==> flow/design.v <==
`timescale 1ns / 1ps
module HalfAdder(
    input a,  
    input b,  
    output f,  
    output carryOut  
    );
    xor(f, a, b);
    and(carryOut, a, b);
endmodule
`timescale 1ns / 1ps
module FullAdder(
    input a,
    input b,
    input carryIn,
    output sum,
    output carryOut
    );
    wire ha1Sum, ha1CarryOut, ha2CarryOut;
    HalfAdder halfAdder1(a, b, ha1Sum, ha1CarryOut);
    HalfAdder halfAdder2(ha1Sum, carryIn, sum, ha2CarryOut);
    or(carryOut, ha1CarryOut, ha2CarryOut);
endmodule
`timescale 1ns / 1ps
module MultiAnd16(
    input [15:0] a,
    input b,
    output [15:0] c
    );
    and(c[0], a[0], b);
    and(c[1], a[1], b);
    and(c[2], a[2], b);
    and(c[3], a[3], b);
    and(c[4], a[4], b);
    and(c[5], a[5], b);
    and(c[6], a[6], b);
    and(c[7], a[7], b);
    and(c[8], a[8], b);
    and(c[9], a[9], b);
    and(c[10], a[10], b);
    and(c[11], a[11], b);
    and(c[12], a[12], b);
    and(c[13], a[13], b);
    and(c[14], a[14], b);
    and(c[15], a[15], b);
endmodule
`timescale 1ns / 1ps
module MultiAdd15(
    input [14:0] a,
    input [14:0] b,
    input [14:0] carryIn,
    output [14:0] sum,
    output [14:0] carryOut
    );
    FullAdder fa0(a[0], b[0], carryIn[0], sum[0], carryOut[0]);  
    FullAdder fa1(a[1], b[1], carryIn[1], sum[1], carryOut[1]);
    FullAdder fa2(a[2], b[2], carryIn[2], sum[2], carryOut[2]);
    FullAdder fa3(a[3], b[3], carryIn[3], sum[3], carryOut[3]);
    FullAdder fa4(a[4], b[4], carryIn[4], sum[4], carryOut[4]);
    FullAdder fa5(a[5], b[5], carryIn[5], sum[5], carryOut[5]);
    FullAdder fa6(a[6], b[6], carryIn[6], sum[6], carryOut[6]);
    FullAdder fa7(a[7], b[7], carryIn[7], sum[7], carryOut[7]);
    FullAdder fa8(a[8], b[8], carryIn[8], sum[8], carryOut[8]);
    FullAdder fa9(a[9], b[9], carryIn[9], sum[9], carryOut[9]);
    FullAdder fa10(a[10], b[10], carryIn[10], sum[10], carryOut[10]);
    FullAdder fa11(a[11], b[11], carryIn[11], sum[11], carryOut[11]);
    FullAdder fa12(a[12], b[12], carryIn[12], sum[12], carryOut[12]);
    FullAdder fa13(a[13], b[13], carryIn[13], sum[13], carryOut[13]);
    FullAdder fa14(a[14], b[14], carryIn[14], sum[14], carryOut[14]);
endmodule
`timescale 1ns / 1ps
module ArrayMultiplier(
    input [15:0] a,
    input [15:0] b,
    output [31:0] f
    );
    wire [15:0] tmpAnd [0:15];
    wire [14:0] tmpSum [0:14];
    wire [14:0] tmpCarry [0:15];
    MultiAnd16 and0(a, b[0], tmpAnd[0]);
    MultiAnd16 and1(a, b[1], tmpAnd[1]);
    MultiAnd16 and2(a, b[2], tmpAnd[2]);
    MultiAnd16 and3(a, b[3], tmpAnd[3]);
    MultiAnd16 and4(a, b[4], tmpAnd[4]);
    MultiAnd16 and5(a, b[5], tmpAnd[5]);
    MultiAnd16 and6(a, b[6], tmpAnd[6]);
    MultiAnd16 and7(a, b[7], tmpAnd[7]);
    MultiAnd16 and8(a, b[8], tmpAnd[8]);
    MultiAnd16 and9(a, b[9], tmpAnd[9]);
    MultiAnd16 and10(a, b[10], tmpAnd[10]);
    MultiAnd16 and11(a, b[11], tmpAnd[11]);
    MultiAnd16 and12(a, b[12], tmpAnd[12]);
    MultiAnd16 and13(a, b[13], tmpAnd[13]);
    MultiAnd16 and14(a, b[14], tmpAnd[14]);
    MultiAnd16 and15(a, b[15], tmpAnd[15]);
    MultiAdd15 add0(tmpAnd[0][15:1], tmpAnd[1][14:0], 15'd0, tmpSum[0], tmpCarry[0]);
    MultiAdd15 add1({tmpAnd[1][15], tmpSum[0][14:1]}, tmpAnd[2][14:0], tmpCarry[0], tmpSum[1], tmpCarry[1]);
    MultiAdd15 add2({tmpAnd[2][15], tmpSum[1][14:1]}, tmpAnd[3][14:0], tmpCarry[1], tmpSum[2], tmpCarry[2]);
    MultiAdd15 add3({tmpAnd[3][15], tmpSum[2][14:1]}, tmpAnd[4][14:0], tmpCarry[2], tmpSum[3], tmpCarry[3]);
    MultiAdd15 add4({tmpAnd[4][15], tmpSum[3][14:1]}, tmpAnd[5][14:0], tmpCarry[3], tmpSum[4], tmpCarry[4]);
    MultiAdd15 add5({tmpAnd[5][15], tmpSum[4][14:1]}, tmpAnd[6][14:0], tmpCarry[4], tmpSum[5], tmpCarry[5]);
    MultiAdd15 add6({tmpAnd[6][15], tmpSum[5][14:1]}, tmpAnd[7][14:0], tmpCarry[5], tmpSum[6], tmpCarry[6]);
    MultiAdd15 add7({tmpAnd[7][15], tmpSum[6][14:1]}, tmpAnd[8][14:0], tmpCarry[6], tmpSum[7], tmpCarry[7]);
    MultiAdd15 add8({tmpAnd[8][15], tmpSum[7][14:1]}, tmpAnd[9][14:0], tmpCarry[7], tmpSum[8], tmpCarry[8]);
    MultiAdd15 add9({tmpAnd[9][15], tmpSum[8][14:1]}, tmpAnd[10][14:0], tmpCarry[8], tmpSum[9], tmpCarry[9]);
    MultiAdd15 add10({tmpAnd[10][15], tmpSum[9][14:1]}, tmpAnd[11][14:0], tmpCarry[9], tmpSum[10], tmpCarry[10]);
    MultiAdd15 add11({tmpAnd[11][15], tmpSum[10][14:1]}, tmpAnd[12][14:0], tmpCarry[10], tmpSum[11], tmpCarry[11]);
    MultiAdd15 add12({tmpAnd[12][15], tmpSum[11][14:1]}, tmpAnd[13][14:0], tmpCarry[11], tmpSum[12], tmpCarry[12]);
    MultiAdd15 add13({tmpAnd[13][15], tmpSum[12][14:1]}, tmpAnd[14][14:0], tmpCarry[12], tmpSum[13], tmpCarry[13]);
    MultiAdd15 add14({tmpAnd[14][15], tmpSum[13][14:1]}, tmpAnd[15][14:0], tmpCarry[13], tmpSum[14], tmpCarry[14]);
    FullAdder add15(tmpSum[14][1], tmpCarry[14][0], 1'b0, f[16], tmpCarry[15][0]);
    FullAdder add16(tmpSum[14][2], tmpCarry[14][1], tmpCarry[15][0], f[17], tmpCarry[15][1]);
    FullAdder add17(tmpSum[14][3], tmpCarry[14][2], tmpCarry[15][1], f[18], tmpCarry[15][2]);
    FullAdder add18(tmpSum[14][4], tmpCarry[14][3], tmpCarry[15][2], f[19], tmpCarry[15][3]);
    FullAdder add19(tmpSum[14][5], tmpCarry[14][4], tmpCarry[15][3], f[20], tmpCarry[15][4]);
    FullAdder add20(tmpSum[14][6], tmpCarry[14][5], tmpCarry[15][4], f[21], tmpCarry[15][5]);
    FullAdder add21(tmpSum[14][7], tmpCarry[14][6], tmpCarry[15][5], f[22], tmpCarry[15][6]);
    FullAdder add22(tmpSum[14][8], tmpCarry[14][7], tmpCarry[15][6], f[23], tmpCarry[15][7]);
    FullAdder add23(tmpSum[14][9], tmpCarry[14][8], tmpCarry[15][7], f[24], tmpCarry[15][8]);
    FullAdder add24(tmpSum[14][10], tmpCarry[14][9], tmpCarry[15][8], f[25], tmpCarry[15][9]);
    FullAdder add25(tmpSum[14][11], tmpCarry[14][10], tmpCarry[15][9], f[26], tmpCarry[15][10]);
    FullAdder add26(tmpSum[14][12], tmpCarry[14][11], tmpCarry[15][10], f[27], tmpCarry[15][11]);
    FullAdder add27(tmpSum[14][13], tmpCarry[14][12], tmpCarry[15][11], f[28], tmpCarry[15][12]);
    FullAdder add28(tmpSum[14][14], tmpCarry[14][13], tmpCarry[15][12], f[29], tmpCarry[15][13]);
    FullAdder add29(tmpAnd[15][15], tmpCarry[14][14], tmpCarry[15][13], f[30], f[31]);
    assign f[0] = tmpAnd[0][0];
    assign f[1] = tmpSum[0][0];
    assign f[2] = tmpSum[1][0];
    assign f[3] = tmpSum[2][0];
    assign f[4] = tmpSum[3][0];
    assign f[5] = tmpSum[4][0];
    assign f[6] = tmpSum[5][0];
    assign f[7] = tmpSum[6][0];
    assign f[8] = tmpSum[7][0];
    assign f[9] = tmpSum[8][0];
    assign f[10] = tmpSum[9][0];
    assign f[11] = tmpSum[10][0];
    assign f[12] = tmpSum[11][0];
    assign f[13] = tmpSum[12][0];
    assign f[14] = tmpSum[13][0];
    assign f[15] = tmpSum[14][0];
endmodule
`timescale 1ns / 1ps
module RippleAdder8(
    input [7:0] a,
    input [7:0] b,
    input carryIn,
    output [7:0] sum,
    output carryOut
    );
    wire tmpCarry [0:6];
    FullAdder fa0(a[0], b[0], carryIn, sum[0], tmpCarry[0]);  
    FullAdder fa1(a[1], b[1], tmpCarry[0], sum[1], tmpCarry[1]);
    FullAdder fa2(a[2], b[2], tmpCarry[1], sum[2], tmpCarry[2]);
    FullAdder fa3(a[3], b[3], tmpCarry[2], sum[3], tmpCarry[3]);
    FullAdder fa4(a[4], b[4], tmpCarry[3], sum[4], tmpCarry[4]);
    FullAdder fa5(a[5], b[5], tmpCarry[4], sum[5], tmpCarry[5]);
    FullAdder fa6(a[6], b[6], tmpCarry[5], sum[6], tmpCarry[6]);
    FullAdder fa7(a[7], b[7], tmpCarry[6], sum[7], carryOut);  
endmodule
`timescale 1ns / 1ps
module Adder32(
    input [31:0] a,
    input [31:0] b,
    output [31:0] sum,
    output carryOut
    );
    wire tmpCarry [0:2];
    RippleAdder8 add0(a[7:0], b[7:0], 1'b0, sum[7:0], tmpCarry[0]);
    RippleAdder8 add1(a[15:8], b[15:8], tmpCarry[0], sum[15:8], tmpCarry[1]);
    RippleAdder8 add2(a[23:16], b[23:16], tmpCarry[1], sum[23:16], tmpCarry[2]);
    RippleAdder8 add3(a[31:24], b[31:24], tmpCarry[2], sum[31:24], carryOut);
endmodule
`timescale 1ns / 1ps
module MACRegister(
    input clk,
    input rst,
    input [1:0] opcode,
    input [15:0] a,
    input [15:0] b,
    output [31:0] dataOut
    );
    reg [31:0] register;
    assign dataOut = register;
    wire [31:0] product;
    wire [31:0] sum;
    ArrayMultiplier multiplier(a, b, product);
    Adder32 adder(register, product, sum);
    always @ (posedge clk) begin
        if (rst)
            register <= 32'd0;
        else case (opcode)
            2'd1:  
                register <= {a, b};
            2'd2:  
                register <= sum;
        endcase
    end
endmodule
# --- From RTL to reports: MACRegister ---
# What the tools print for MACRegister, step after step.
# Lines are those of the file above, counted from 1.
# Operators carry their Yosys type and port widths (W data, S select, Z words).
inputs:
  design: "MACRegister"
  clock: "clk"
  cell_library: "sky130hd"
  lib_corner: "tt_025C_1v80"

# --- Word level ---
# Yosys after proc, flatten, opt, wreduce and memory -nomap, before mapping. Memory bits, and registers merged into a memory's read port (data or address), are not among the register bits. Print and check cells are not counted. Equal cells are merged and count once.
word_totals:
  ff_bits: 32
  output_inout_bits: 32
  input_bits: 36
  elab_cells: 1567
op_classes:
  equal: 2
  n_mux: 1
  reduce_and_logical: 1
  bitwise: 1562
ops:
  columns: ["op", "n"]
  rows:
  - ["$and A1 B1 Y1", 781]
  - ["$xor A1 B1 Y1", 527]
  - ["$or A1 B1 Y1", 254]
  - ["$pmux W32 S2", 1]
  - ["$eq A2 B1 Y1 const B", 1]
  - ["$eq A2 B2 Y1 const B", 1]
  - ["$reduce_bool A2 Y1", 1]

# --- Logic depth ---
# Yosys ltp: most cells in a row. Word level: on the elaborated netlist, between registers, memories and ports. Mapped: between sequential cells and ports; inverters and the memories' decode and read muxes count.
logic_depth:
  ltp_word: 65
  abc_area: 0
  depth_mapped: 41
  mapped_depth_nobuf: 40

# --- Mapped cells and area ---
# The flow's flattened synthesis, as Yosys stat reports it; memories are mapped. The netlist is that of the ABC_AREA named above (0 if unset); the other value can give another one.
mapped:
  ffs: 32
  n_buf: 83
  seqArea_um2: 640.6
  cell_count: 934
  mapped_area_um2: 9185.1
types:
  columns: ["cell", "n", "type_area_um2"]
  rows:
  - ["sky130_fd_sc_hd__fa_1", 254, 5.08E+03]
  - ["sky130_fd_sc_hd__and2_1", 192, 1.2E+03]
  - ["sky130_fd_sc_hd__dfxtp_1", 32, 640.614]
  - ["sky130_fd_sc_hd__inv_1", 161, 604.33]
  - ["sky130_fd_sc_hd__nand2_1", 92, 345.331]
  - ["sky130_fd_sc_hd__buf_4", 32, 240.23]
  - ["sky130_fd_sc_hd__a211o_1", 27, 236.477]
  - ["sky130_fd_sc_hd__ha_1", 18, 225.216]
  - ["sky130_fd_sc_hd__clkbuf_1", 42, 157.651]
  - ["sky130_fd_sc_hd__a21oi_1", 27, 135.13]
  - ["sky130_fd_sc_hd__nor2_1", 29, 108.854]
  - ["sky130_fd_sc_hd__buf_6", 4, 45.043]
  - ["sky130_fd_sc_hd__nor2b_1", 6, 37.536]
  - ["sky130_fd_sc_hd__buf_2", 5, 25.024]
  - ["sky130_fd_sc_hd__a211oi_1", 3, 22.522]
  - ["sky130_fd_sc_hd__nor3_1", 3, 15.014]
  - ["sky130_fd_sc_hd__mux2_2", 1, 11.261]
  - ["sky130_fd_sc_hd__mux2i_1", 1, 10.01]
# Not listed: further types 5, cells in them 5.
# By module: a second synthesis without flattening, with its own total; a netlist apart from the flattened one above.
unflattened:
  hier_cells: 1234
  area_unflattened_um2: 12064.1
# Each row is one instance without its submodules.
by_module:
  columns: ["mod", "n_cells", "n_inst", "area_um2", "mod_seq_area_um2"]
  rows:
  - ["HalfAdder", 1, 544, 12.5, 0.0]
  - ["MultiAnd16", 17, 16, 126.4, 0.0]
  - ["FullAdder", 1, 272, 6.3, 0.0]
  - ["MACRegister", 144, 1, 1526.5, 640.6]
  - ["Adder32", 1, 1, 3.8, 0.0]
  - ["ArrayMultiplier", 1, 1, 3.8, 0.0]
  - ["MultiAdd15", 0, 15, 0.0, 0.0]
  - ["RippleAdder8", 0, 4, 0.0, 0.0]

# --- Timing after synthesis ---
# Source: OpenSTA report_checks on the synthesized netlist (no wires, ideal clock, input and output delay 20% of the period each), path of least setup slack; recovery checks are left aside. Register names are those of the netlist, which keeps one name where synthesis merged equal registers.
synth_path:
  path_type: "input to register"
  startpoint: "input port b[1]"
  endpoint: "register register[31]"
  required_ns: 18.894
  launch_ns: 3.800
  setup_ns: 0.106
  arrival_ns: 18.835
  path_delay_ns: 15.141
  setup_slack_ns: 0.059
  n_path_buf: 1
  stages: 38
  in_delay_ns: 3.800
  clock_period_ns: 19.0
  synth_period_reached_ns: 18.941
# "path_delay_ns" is the arrival time less input delay plus setup time.
# "stages": output pins that drive a net of the path, with the launching flip-flop's if there is one; two outputs of one cell count as two.
# "synth_period_reached_ns" is the clock period less the worst setup slack; recovery checks do not enter. This is arithmetic on one report: input and output delays are still those of the set period (20% each).
# The rows between start and end are the longest chain of elaborated cells between them; the timing report does not say that the signal goes this way. Where chains are equally long, one stands for them.
# Each line given opens the expression or statement behind the cell; cells for indexed reads and writes are added by Yosys, which also makes memories of some case tables.
# At most two assigning lines are given for a register; there are more.
synth_via:
  cell_sequence: "sky130_fd_sc_hd__clkbuf_1 > sky130_fd_sc_hd__and2_1 > sky130_fd_sc_hd__ha_1 > sky130_fd_sc_hd__inv_1 > sky130_fd_sc_hd__fa_1 > sky130_fd_sc_hd__inv_1 > sky130_fd_sc_hd__fa_1 > sky130_fd_sc_hd__fa_1 > sky130_fd_sc_hd__fa_1 > sky130_fd_sc_hd__fa_1 > sky130_fd_sc_hd__fa_1 > sky130_fd_sc_hd__fa_1 > sky130_fd_sc_hd__fa_1 > sky130_fd_sc_hd__fa_1 > sky130_fd_sc_hd__fa_1 > sky130_fd_sc_hd__fa_1 > sky130_fd_sc_hd__fa_1 > sky130_fd_sc_hd__fa_1 > (+2 left out) > sky130_fd_sc_hd__fa_1 > sky130_fd_sc_hd__fa_1 > sky130_fd_sc_hd__fa_1 > sky130_fd_sc_hd__fa_1 > sky130_fd_sc_hd__fa_1 > sky130_fd_sc_hd__fa_1 > sky130_fd_sc_hd__fa_1 > sky130_fd_sc_hd__fa_1 > sky130_fd_sc_hd__fa_1 > sky130_fd_sc_hd__fa_1 > sky130_fd_sc_hd__fa_1 > sky130_fd_sc_hd__fa_1 > sky130_fd_sc_hd__fa_1 > sky130_fd_sc_hd__fa_1 > sky130_fd_sc_hd__fa_1 > sky130_fd_sc_hd__fa_1 > sky130_fd_sc_hd__xor2_1 > sky130_fd_sc_hd__o311ai_0"
  elab_chain_len: 65
  cone_cells: 1265
  cone_lines: 20
  cone_classes: "mux (1); logic (1264)"
synth_rtl:
  columns: ["element", "line_no", "rtl"]
  rows:
  - ["from (decl)", 180, "input [15:0] b,"]
  - ["$and A1 B1 Y1", 44, "and(c[14], a[14], b);"]
  - ["$xor A1 B1 Y1 x28", 8, "xor(f, a, b);"]
  - ["$and A1 B1 Y1", 9, "and(carryOut, a, b);"]
  - ["$or A1 B1 Y1", 22, "or(carryOut, ha1CarryOut, ha2CarryOut);"]
  - ["$xor A1 B1 Y1 x2", 8, null]
  - ["$and A1 B1 Y1", 9, null]
  - ["$or A1 B1 Y1", 22, null]
  - ["(+23 left out)", null, null]
  - ["$or A1 B1 Y1", 22, null]
  - ["$and A1 B1 Y1", 9, null]
  - ["$or A1 B1 Y1", 22, null]
  - ["$and A1 B1 Y1", 9, null]
  - ["$or A1 B1 Y1", 22, null]
  - ["$xor A1 B1 Y1", 8, null]
  - ["$pmux W32 S2", 192, "else case (opcode)"]
  - ["to (assign)", 194, "register <= {a, b};"]
  - ["to (assign)", 196, "register <= sum;"]
  - ["to (decl)", 183, "reg [31:0] register;"]

# --- Timing after layout ---
# From the final timing report of run 1: the path of least setup slack in the routed layout; clock arrival at registers is part of the times.
layout_path:
  path_type: "input to register"
  startpoint: "input port b[0]"
  endpoint: "register register[30]"
  setup_ns: 0.07
  arrival_ns: 19.95
  setup_slack_ns: 0.29
  stages: 39
  clock_period_ns: 20.0
  launch_ns: 4.00
  n_path_buf: 2
  in_delay_ns: 4.00
  required_ns: 20.24
# The rows between start and end are the longest chain of elaborated cells between them; the timing report does not say that the signal goes this way. Where chains are equally long, one stands for them.
# At most two assigning lines are given for a register; there are more.
layout_via:
  cell_sequence: "sky130_fd_sc_hd__clkdlybuf4s50_1 > sky130_fd_sc_hd__buf_12 > sky130_fd_sc_hd__and2_1 > sky130_fd_sc_hd__ha_1 > sky130_fd_sc_hd__inv_1 > sky130_fd_sc_hd__fa_1 > sky130_fd_sc_hd__inv_1 > sky130_fd_sc_hd__fa_1 > sky130_fd_sc_hd__fa_1 > sky130_fd_sc_hd__fa_1 > sky130_fd_sc_hd__fa_1 > sky130_fd_sc_hd__fa_1 > sky130_fd_sc_hd__fa_1 > sky130_fd_sc_hd__fa_1 > sky130_fd_sc_hd__fa_2 > sky130_fd_sc_hd__fa_1 > sky130_fd_sc_hd__fa_1 > sky130_fd_sc_hd__fa_1 > (+3 left out) > sky130_fd_sc_hd__fa_2 > sky130_fd_sc_hd__fa_1 > sky130_fd_sc_hd__fa_1 > sky130_fd_sc_hd__fa_1 > sky130_fd_sc_hd__fa_1 > sky130_fd_sc_hd__fa_1 > sky130_fd_sc_hd__fa_2 > sky130_fd_sc_hd__fa_2 > sky130_fd_sc_hd__fa_1 > sky130_fd_sc_hd__fa_1 > sky130_fd_sc_hd__fa_1 > sky130_fd_sc_hd__fa_1 > sky130_fd_sc_hd__fa_1 > sky130_fd_sc_hd__fa_2 > sky130_fd_sc_hd__fa_1 > sky130_fd_sc_hd__fa_1 > sky130_fd_sc_hd__a211o_1 > sky130_fd_sc_hd__a21oi_1"
  elab_chain_len: 63
  cone_cells: 1257
  cone_lines: 20
  cone_classes: "mux (1); logic (1256)"
layout_rtl:
  columns: ["element", "line_no", "rtl"]
  rows:
  - ["from (decl)", 180, "input [15:0] b,"]
  - ["$and A1 B1 Y1", 45, "and(c[15], a[15], b);"]
  - ["$xor A1 B1 Y1 x28", 8, "xor(f, a, b);"]
  - ["$and A1 B1 Y1", 9, "and(carryOut, a, b);"]
  - ["$or A1 B1 Y1", 22, "or(carryOut, ha1CarryOut, ha2CarryOut);"]
  - ["$xor A1 B1 Y1 x2", 8, null]
  - ["$and A1 B1 Y1", 9, null]
  - ["$or A1 B1 Y1", 22, null]
  - ["(+21 left out)", null, null]
  - ["$or A1 B1 Y1", 22, null]
  - ["$and A1 B1 Y1", 9, null]
  - ["$or A1 B1 Y1", 22, null]
  - ["$and A1 B1 Y1", 9, null]
  - ["$or A1 B1 Y1", 22, null]
  - ["$xor A1 B1 Y1", 8, null]
  - ["$pmux W32 S2", 192, "else case (opcode)"]
  - ["to (assign)", 194, "register <= {a, b};"]
  - ["to (assign)", 196, "register <= sum;"]
  - ["to (decl)", 183, "reg [31:0] register;"]

# MACRegister through Yosys and OpenROAD on sky130hd: 5 stored runs, unordered, with their settings and measured results. The constraints put input and output delay at 20% of the set period each and load the outputs with 0.01 pF.
# "timing.achieved_period_ns": clock period set for the run, less the worst setup slack. It is reckoned from that one timing run; input and output delays stay at 20% of the period that was set.
# "worst_setup_path_time_ns": the worst setup path's part of the clock period (all of it between registers, 20% less for each end at a port) less its slack. A launch clock that arrives late makes it longer, a capture clock that arrives late makes it shorter.
runs:
  - name: "run 1"
    settings:
      ABC_AREA: 0
      CAP_MARGIN: 30
      CELL_PAD_IN_SITES_DETAIL_PLACEMENT: 2
      CORE_ASPECT_RATIO: 0.72
      CORE_UTILIZATION: 30
      CTS_CLUSTER_DIAMETER: 178
      GPL_ROUTABILITY_DRIVEN: 1
      GPL_TIMING_DRIVEN: 1
      HOLD_SLACK_MARGIN: 0.05
      MAX_ROUTING_LAYER: "met4"
      SETUP_SLACK_MARGIN: -0.27
      TNS_END_PERCENT: 15
      period_ns: 20.0
      CORE_MARGIN: 2
      SLEW_MARGIN: 20
    results:
      ys_area_um2: 9185.1
      total_negative_slack_ns: 0.000
      ws_setup_ns: 0.293
      finalCellArea_um2: 10237.3
      die_area_um2: 32051.8
      ws_hold_ns: 0.479
      worst_setup_path_time_ns: 15.71
      path_kind: "input to register"
      timing.achieved_period_ns: 19.707
  - name: "run 2"
    settings:
      ABC_AREA: 1
      CAP_MARGIN: 40
      CELL_PAD_IN_SITES_DETAIL_PLACEMENT: 0
      CELL_PAD_IN_SITES_GLOBAL_PLACEMENT: 0
      CORE_MARGIN: 4
      CORE_UTILIZATION: 46
      CTS_CLUSTER_SIZE: 43
      HOLD_SLACK_MARGIN: -0.01
      MAX_ROUTING_LAYER: "met4"
      MIN_ROUTING_LAYER: "met1"
      PLACE_DENSITY_LB_ADDON: 0.18
      SETUP_SLACK_MARGIN: 0.42
      SLEW_MARGIN: 25
      period_ns: 22.3
    results:
      total_negative_slack_ns: 0.000
      worst_setup_path_time_ns: 15.72
      path_kind: "input to register"
      ws_setup_ns: 2.115
      ys_area_um2: 9593.0
      ws_hold_ns: 0.510
      die_area_um2: 23228.8
      timing.achieved_period_ns: 20.185
      finalCellArea_um2: 10162.2
  - name: "run 3"
    settings:
      CORE_UTILIZATION: 40
      SETUP_SLACK_MARGIN: 1.0
      period_ns: 16.3
      CAP_MARGIN: 20
      CORE_MARGIN: 2
      SLEW_MARGIN: 20
    results:
      ws_setup_ns: -0.409
      die_area_um2: 24191.1
      ys_area_um2: 9185.1
      ws_hold_ns: 0.476
      worst_setup_path_time_ns: 13.45
      path_kind: "input to register"
      finalCellArea_um2: 10739.0
      total_negative_slack_ns: -0.853
      timing.achieved_period_ns: 16.709
  - name: "run 4"
    settings:
      ABC_AREA: 0
      CAP_MARGIN: 30
      CELL_PAD_IN_SITES_DETAIL_PLACEMENT: 2
      CORE_ASPECT_RATIO: 0.72
      CORE_UTILIZATION: 28
      CTS_CLUSTER_DIAMETER: 257
      GPL_ROUTABILITY_DRIVEN: 1
      GPL_TIMING_DRIVEN: 1
      HOLD_SLACK_MARGIN: 0.05
      MAX_ROUTING_LAYER: "met4"
      SETUP_SLACK_MARGIN: -0.27
      TNS_END_PERCENT: 15
      period_ns: 20.0
      CORE_MARGIN: 2
      SLEW_MARGIN: 20
    results:
      finalCellArea_um2: 10277.4
      ys_area_um2: 9185.1
      die_area_um2: 34288.6
      timing.achieved_period_ns: 19.672
      total_negative_slack_ns: 0.000
      ws_setup_ns: 0.328
      ws_hold_ns: 0.493
      worst_setup_path_time_ns: 15.67
      path_kind: "input to register"
  - name: "run 5"
    settings:
      CAP_MARGIN: 30
      CELL_PAD_IN_SITES_DETAIL_PLACEMENT: 1
      CELL_PAD_IN_SITES_GLOBAL_PLACEMENT: 2
      CORE_ASPECT_RATIO: 0.98
      CORE_MARGIN: 10
      CORE_UTILIZATION: 54
      CTS_CLUSTER_DIAMETER: 390
      CTS_CLUSTER_SIZE: 88
      GPL_TIMING_DRIVEN: 0
      MAX_ROUTING_LAYER: "met5"
      PLACE_DENSITY_LB_ADDON: 0.08
      SETUP_SLACK_MARGIN: -0.87
      SLEW_MARGIN: 25
      TNS_END_PERCENT: 75
      period_ns: 21.5
    results:
      total_negative_slack_ns: 0.000
      finalCellArea_um2: 10274.9
      timing.achieved_period_ns: 20.654
      worst_setup_path_time_ns: 16.35
      path_kind: "input to register"
      ys_area_um2: 9185.1
      ws_setup_ns: 0.846
      die_area_um2: 22626.7
      ws_hold_ns: 0.486
